==> flow/design.v <==
`timescale 1ns / 1ps
module pid_controller(
    input  logic        clk,
    input  logic        rst_n,
    input  logic [15:0] setpoint,
    input  logic [15:0] feedback,
    input  logic [15:0] Kp,
    input  logic [15:0] Ki,
    input  logic [15:0] Kd,
    input  logic [15:0] clk_prescaler,
    output logic [15:0] control_signal
);
    logic signed [16:0]  error_s;         
    logic signed [16:0]  prev_error_s;
    logic signed [31:0]  integral_s;      
    logic signed [31:0]  derivative_s;
    logic [15:0] clk_divider;
    logic        sampling_flag;
    logic signed [31:0] kp_mul, ki_mul;
    logic signed [31:0] kd_mul;
    logic signed [31:0] control_calc;
    always_ff @(posedge clk or negedge rst_n) begin
        if (!rst_n) begin
            clk_divider    <= 16'h0000;
            sampling_flag  <= 1'b0;
        end else if (clk_divider == clk_prescaler) begin
            clk_divider    <= 16'h0000;
            sampling_flag  <= 1'b1;
        end else begin
            clk_divider    <= clk_divider + 16'd1;
            sampling_flag  <= 1'b0;
        end
    end
    always_comb begin
        error_s = $signed({1'b0, setpoint}) - $signed({1'b0, feedback});
        kp_mul = $signed({1'b0, Kp}) * error_s;
        ki_mul = $signed({1'b0, Ki}) * error_s;
        kd_mul = $signed({1'b0, Kd}) * (error_s - prev_error_s);
        control_calc = kp_mul + integral_s + kd_mul;
    end
    always_ff @(posedge clk or negedge rst_n) begin
        if (!rst_n) begin
            prev_error_s   <= '0;
            integral_s     <= '0;
            derivative_s   <= '0;
            control_signal <= 16'h0000;
        end else if (sampling_flag) begin
            integral_s   <= integral_s + ki_mul;
            derivative_s <= kd_mul;
            control_signal <= control_calc[15:0];
            prev_error_s <= error_s;
        end
    end
endmodule
`timescale 1ns/1ps
module top (
  input  logic        clk,
  input  logic        rst_n,
  input  logic [15:0] setpoint,
  input  logic [15:0] feedback,
  input  logic [15:0] Kp,
  input  logic [15:0] Ki,
  input  logic [15:0] Kd,
  input  logic [15:0] clk_prescaler,
  output logic [15:0] control_signal
);
  pid_controller u_dut (
    .clk(clk),
    .rst_n(rst_n),
    .setpoint(setpoint),
    .feedback(feedback),
    .Kp(Kp),
    .Ki(Ki),
    .Kd(Kd),
    .clk_prescaler(clk_prescaler),
    .control_signal(control_signal)
  );
endmodule
Step by step through the tools: top. Tool output for the design above, in the order of the flow. Lines are those of the file above, counted from 1. Operators: Yosys type, input widths -> output width; for muxes data width and select width s. Library cell names are shortened. A cell with -- has no value.

Top module: top. Clock port: clk. Standard-cell library: sky130hd. Corner: tt_025C_1v80.

After elaboration. Yosys after proc, flatten, opt, wreduce and memory -nomap, before mapping. Enables and synchronous resets that opt folds into registers are not counted as muxes. Memory bits, and registers merged into a memory's read port (data or address), are not among the register bits. Print and check cells are not counted. Equal cells are merged and count once.

For $mul the number is 3. Eq/ne operators: 1. The entry for $add $sub $neg reads 6. For mux-type cells the number is 2.

Operators with widths (count): $mul 17x17->32 (1); $mul 17x32->16 (1); $mul 17x17->16 (1); $add 16x16->16 (2); $add 32x32->32 (1); $sub 17x17->18 (1); $sub 16x16->17 (1); $add 16x1->16 const B (1); $eq 16x16->1 (1); $mux 16 (1); $mux 1 (1).

The entry for register bits reads 82. For output and inout bits the number is 16.

Longest topological paths. Longest topological path by Yosys (ltp), each cell counted once; first at word level (registers and memories cut), then after technology mapping (sequential cells cut; the memories' decode and read muxes count).

For depth after elaboration the number is 4. Under ABC_AREA stands 0. The figure for mapped depth is 42. The figure for gate-level depth less buffers is 41.

Netlist. Yosys stat after the flow's synthesis: flattened, memories mapped to cells. It holds for the ABC_AREA given above (unset counts as 0); a run with the other value may have another netlist. Totals and module areas in this step are rounded.

Cell types: fa_1 (count 293, total area 5.87E+03 µm²); ha_1 (count 195, total area 2439.84 µm²); dfrtp_1 (count 65, total area 1626.56 µm²); inv_1 (count 411, total area 1542.73 µm²); and2_1 (count 181, total area 1.13E+03 µm²); xnor2_1 (count 113, total area 989.699 µm²); nand2_1 (count 221, total area 829.546 µm²); xor2_1 (count 32, total area 280.269 µm²); xnor3_1 (count 11, total area 247.738 µm²); nor2b_1 (count 36, total area 225.216 µm²); clkbuf_1 (count 57, total area 213.955 µm²); o21ai_0 (count 39, total area 195.187 µm²); mux2_2 (count 16, total area 180.173 µm²); a21oi_1 (count 30, total area 150.144 µm²); nand2b_1 (count 23, total area 143.888 µm²); nor2_1 (count 31, total area 116.362 µm²); a21o_1 (count 12, total area 90.086 µm²); o21bai_1 (count 9, total area 67.565 µm²).

Other cell types: 34; their cells: 81.

Under mapped area stands 16900 µm². Flip-flops: 65. Under cell count stands 1856. The figure for buffer cells is 63. The entry for sequential area reads 1630 µm².

The figures by module come from a second, unflattened synthesis with its own total; it is not the netlist above.

For cells (unflattened synthesis) the number is 1945. The figure for area (unflattened synthesis) is 17200 µm².

Rows give one instance, submodules left out.

By module: pid_controller (seq. area 1630 µm², cells 1945, area 17200 µm², times used 1); top (seq. area 0.0 µm², cells 0, area 0.0 µm², times used 1).

Path before layout. Path of least setup slack by OpenSTA after synthesis, without wires, with an ideal clock, recovery checks aside; 20% of the period is set as input and as output delay. Where synthesis merged equal registers, the netlist keeps one of their names.

Path type: input port to flip-flop. Start point: input setpoint[0]. End point: register u_dut.control_signal[15]. Setup time: 125 ps. Under path delay stands 10399 ps. Path buffers: 1. The figure for slack is -399 ps. The figure for arrival is 12774 ps. For time at the first pin the number is 2500 ps. The figure for required time is 12375 ps. Under stages on the path stands 40. Period: 12500 ps. The figure for input delay is 2500 ps. Under period reached after synthesis stands 12899 ps.

"path delay" = arrival - input delay + setup time. "stages on the path" counts driving pins, that of a launching flip-flop among them; a cell with two outputs on the path counts twice. "period reached after synthesis" is the clock period less the worst setup slack; recovery checks do not enter. This is arithmetic on one report: input and output delays are still those of the set period (20% each). Between the ends stands the longest chain of elaborated cells between them, by number of cells; it is not shown to be the way that was timed. Of several equally long chains one is given. A line is the first line of the expression or statement that the cell stems from. Yosys adds cells for indexed reads and writes and turns some case tables into memories.

Cell sequence: inv_1 -> ha_1 -> inv_1 -> fa_1 -> a211oi_1 -> o21bai_1 -> a21oi_1 -> xnor2_1 -> clkbuf_1 -> ha_1 -> a21o_1 -> a221oi_1 -> a21bo_2 -> a311oi_1 -> xnor2_1 -> and2_1 -> fa_1 -> inv_1 -> [... 4 more ...] -> inv_1 -> fa_1 -> fa_1 -> fa_1 -> inv_1 -> fa_1 -> xnor2_1 -> xnor2_1 -> xnor2_1 -> xnor2_1 -> xnor2_1 -> xnor2_1 -> xnor2_1 -> xnor3_1 -> xnor3_1 -> xnor3_1 -> xnor3_1 -> mux2_4. Under cells in the longest elaborated chain stands 4.

RTL lines, path after synthesis: from (decl) (RTL line 59) `input  logic [15:0] setpoint,`; $sub 16x16->17 (RTL line 35) `error_s = $signed({1'b0, setpoint}) - $signed({1'b0, feedback});`; $mul 17x17->16 (RTL line 36) `kp_mul = $signed({1'b0, Kp}) * error_s;`; $add 16x16->16 (2 in a row) (RTL line 39) `control_calc = kp_mul + integral_s + kd_mul;`; to (assign) (RTL line 46) `control_signal <= 16'h0000;`; to (assign) (RTL line 50) `control_signal <= control_calc[15:0];`; to (decl) (RTL line 11) `output logic [15:0] control_signal`.

Nets of the timed path that keep an RTL name, with a line that drives or declares them; the list need not be complete.

Nets with RTL names, path after synthesis (RTL line): u_dut.error_s[6] (35).

Timing after layout. Path of least setup slack in the final report of run 1 (OpenROAD, finished layout, wires in). Where an end is a register, its clock arrival counts in the times. The path's times are printed in steps of 10 ps; the period is the one set.

Path type: input port to flip-flop. Start point: input feedback[0]. End point: register u_dut.control_signal[15]. The figure for arrival is 13320 ps. For time at the first pin the number is 2720 ps. The figure for input delay is 2720 ps. Under stages on the path stands 41. The figure for required time is 13850 ps. The figure for slack is 530 ps. Setup time: 110 ps. Path buffers: 3. Period: 13600 ps.

Between the ends stands the longest chain of elaborated cells between them, by number of cells; it is not shown to be the way that was timed. Of several equally long chains one is given.

Cell sequence: clkdlybuf4s50_1 -> ha_1 -> inv_1 -> fa_1 -> a211oi_2 -> buf_4 -> o21ai_2 -> nand2_1 -> xnor2_2 -> ha_1 -> a21o_1 -> a221oi_2 -> a21bo_2 -> a311oi_2 -> buf_4 -> xnor2_1 -> and2_1 -> fa_1 -> [... 5 more ...] -> inv_1 -> fa_1 -> fa_1 -> fa_1 -> inv_1 -> fa_2 -> xnor2_2 -> xnor2_1 -> xnor2_1 -> xnor2_1 -> xnor2_1 -> xnor2_1 -> xnor2_1 -> xnor3_1 -> xnor3_1 -> xnor3_1 -> xnor3_1 -> mux2_4. Under cells in the longest elaborated chain stands 4.

RTL lines, path after layout: from (decl) (RTL line 60) `input  logic [15:0] feedback,`; $sub 16x16->17 (RTL line 35) `error_s = $signed({1'b0, setpoint}) - $signed({1'b0, feedback});`; $mul 17x17->16 (RTL line 36) `kp_mul = $signed({1'b0, Kp}) * error_s;`; $add 16x16->16 (2 in a row) (RTL line 39) `control_calc = kp_mul + integral_s + kd_mul;`; to (assign) (RTL line 46) `control_signal <= 16'h0000;`; to (assign) (RTL line 50) `control_signal <= control_calc[15:0];`; to (decl) (RTL line 11) `output logic [15:0] control_signal`.

Appendix: measured runs

3 stored runs of top in the flow (synthesis by Yosys, layout by OpenROAD, sky130hd cells), in arbitrary order. Constraints: input delay and output delay 20% of the set period each, output load 0.01 pF. "achieved clock period": clock period set for the run, less the worst setup slack. It is reckoned from that one timing run; input and output delays stay at 20% of the period that was set. "time used up by the worst setup path" means the part of the period allowed to the worst setup path (the constraints hold back 20% at inputs and 20% at outputs) less its slack; where the path has registers, the arrival times of their clocks count too. "time used up by the worst setup path" is known to 10 ps. The results are shown rounded.

Files of run 1:
==> flow/run.sh <==
#!/bin/bash
# the make line also repeats the synthesis and layout settings of config.mk as NAME=value (left out here)
make -C /OpenROAD-flow-scripts/flow DESIGN_CONFIG=/design/flow/config.mk WORK_HOME=/design/flow/orfs CLKGATE_MAP_FILE= finish
==> flow/config.mk <==
export PLATFORM = sky130hd
export DESIGN_NAME = top
export DESIGN_NICKNAME = top
export VERILOG_FILES = /design/flow/design.v
export SDC_FILE = /design/flow/constraint.sdc
export NUM_CORES = 4
export LEC_CHECK = 0
export CAP_MARGIN = 10
export CORE_ASPECT_RATIO = 0.54
export CORE_MARGIN = 10
export CORE_UTILIZATION = 40
export CTS_CLUSTER_SIZE = 82
export HOLD_SLACK_MARGIN = 0.15
export SLEW_MARGIN = 20
==> flow/constraint.sdc <==
create_clock -name core_clock -period 13.6 [get_ports {clk}]
set_input_delay 2.7200 -clock core_clock [delete_from_list [all_inputs] [get_ports {clk}]]
set_output_delay 2.7200 -clock core_clock [all_outputs]
set_load 0.01 [all_outputs]

Results of run 1. The setup TNS stands at 0 ps. The measured post-route worst hold slack is 502 ps. The utilization after routing is 46.1 %. The measured time used up by the worst setup path is 10,350 ps. Critical path type: input port to flip-flop. The setup slack of the critical path comes to 528 ps. The overall die area comes to 51,400 µm². For the mapped cell area after synthesis the run shows 16,900 µm². For the standard-cell area after layout the run shows 19,300 µm². The achieved clock period comes to 13,072 ps.

Files of run 2:
==> flow/run.sh <==
#!/bin/bash
# the make line also repeats the synthesis and layout settings of config.mk as NAME=value (left out here)
make -C /OpenROAD-flow-scripts/flow DESIGN_CONFIG=/design/flow/config.mk WORK_HOME=/design/flow/orfs CLKGATE_MAP_FILE= finish
==> flow/config.mk <==
export PLATFORM = sky130hd
export DESIGN_NAME = top
export DESIGN_NICKNAME = top
export VERILOG_FILES = /design/flow/design.v
export SDC_FILE = /design/flow/constraint.sdc
export NUM_CORES = 4
export LEC_CHECK = 0
export CAP_MARGIN = 25
export CORE_ASPECT_RATIO = 1.16
export CORE_MARGIN = 3
export CORE_UTILIZATION = 25
export GPL_TIMING_DRIVEN = 1
export MAX_ROUTING_LAYER = met4
export PLACE_DENSITY_LB_ADDON = 0.02
export SETUP_SLACK_MARGIN = 0.03
export SLEW_MARGIN = 20
==> flow/constraint.sdc <==
create_clock -name core_clock -period 9.54 [get_ports {clk}]
set_input_delay 1.9080 -clock core_clock [delete_from_list [all_inputs] [get_ports {clk}]]
set_output_delay 1.9080 -clock core_clock [all_outputs]
set_load 0.01 [all_outputs]

Results of run 2. The setup TNS stands at -2,190 ps. The measured post-route worst hold slack is 515 ps. The utilization after routing is 32.5 %. The measured time used up by the worst setup path is 8,910 ps. Critical path type: input port to flip-flop. The setup slack of the critical path comes to -1,280 ps. The overall die area comes to 70,900 µm². For the mapped cell area after synthesis the run shows 16,900 µm². For the standard-cell area after layout the run shows 21,700 µm². The achieved clock period comes to 10,821 ps.

Files of run 3:
==> flow/run.sh <==
#!/bin/bash
# the make line also repeats the synthesis and layout settings of config.mk as NAME=value (left out here)
make -C /OpenROAD-flow-scripts/flow DESIGN_CONFIG=/design/flow/config.mk WORK_HOME=/design/flow/orfs CLKGATE_MAP_FILE= finish
==> flow/config.mk <==
export PLATFORM = sky130hd
export DESIGN_NAME = top
export DESIGN_NICKNAME = top
export VERILOG_FILES = /design/flow/design.v
export SDC_FILE = /design/flow/constraint.sdc
export NUM_CORES = 4
export LEC_CHECK = 0
export ABC_AREA = 0
export CAP_MARGIN = 10
export CELL_PAD_IN_SITES_DETAIL_PLACEMENT = 2
export CORE_ASPECT_RATIO = 0.73
export CORE_MARGIN = 7
export CORE_UTILIZATION = 48
export CTS_CLUSTER_SIZE = 82
export GPL_ROUTABILITY_DRIVEN = 0
export GPL_TIMING_DRIVEN = 0
export MAX_ROUTING_LAYER = met4
export MIN_ROUTING_LAYER = met2
export SLEW_MARGIN = 20
==> flow/constraint.sdc <==
create_clock -name core_clock -period 13.6 [get_ports {clk}]
set_input_delay 2.7200 -clock core_clock [delete_from_list [all_inputs] [get_ports {clk}]]
set_output_delay 2.7200 -clock core_clock [all_outputs]
set_load 0.01 [all_outputs]

Outcome of run 3: unfinished; error DPL-0033 in clock tree synthesis.
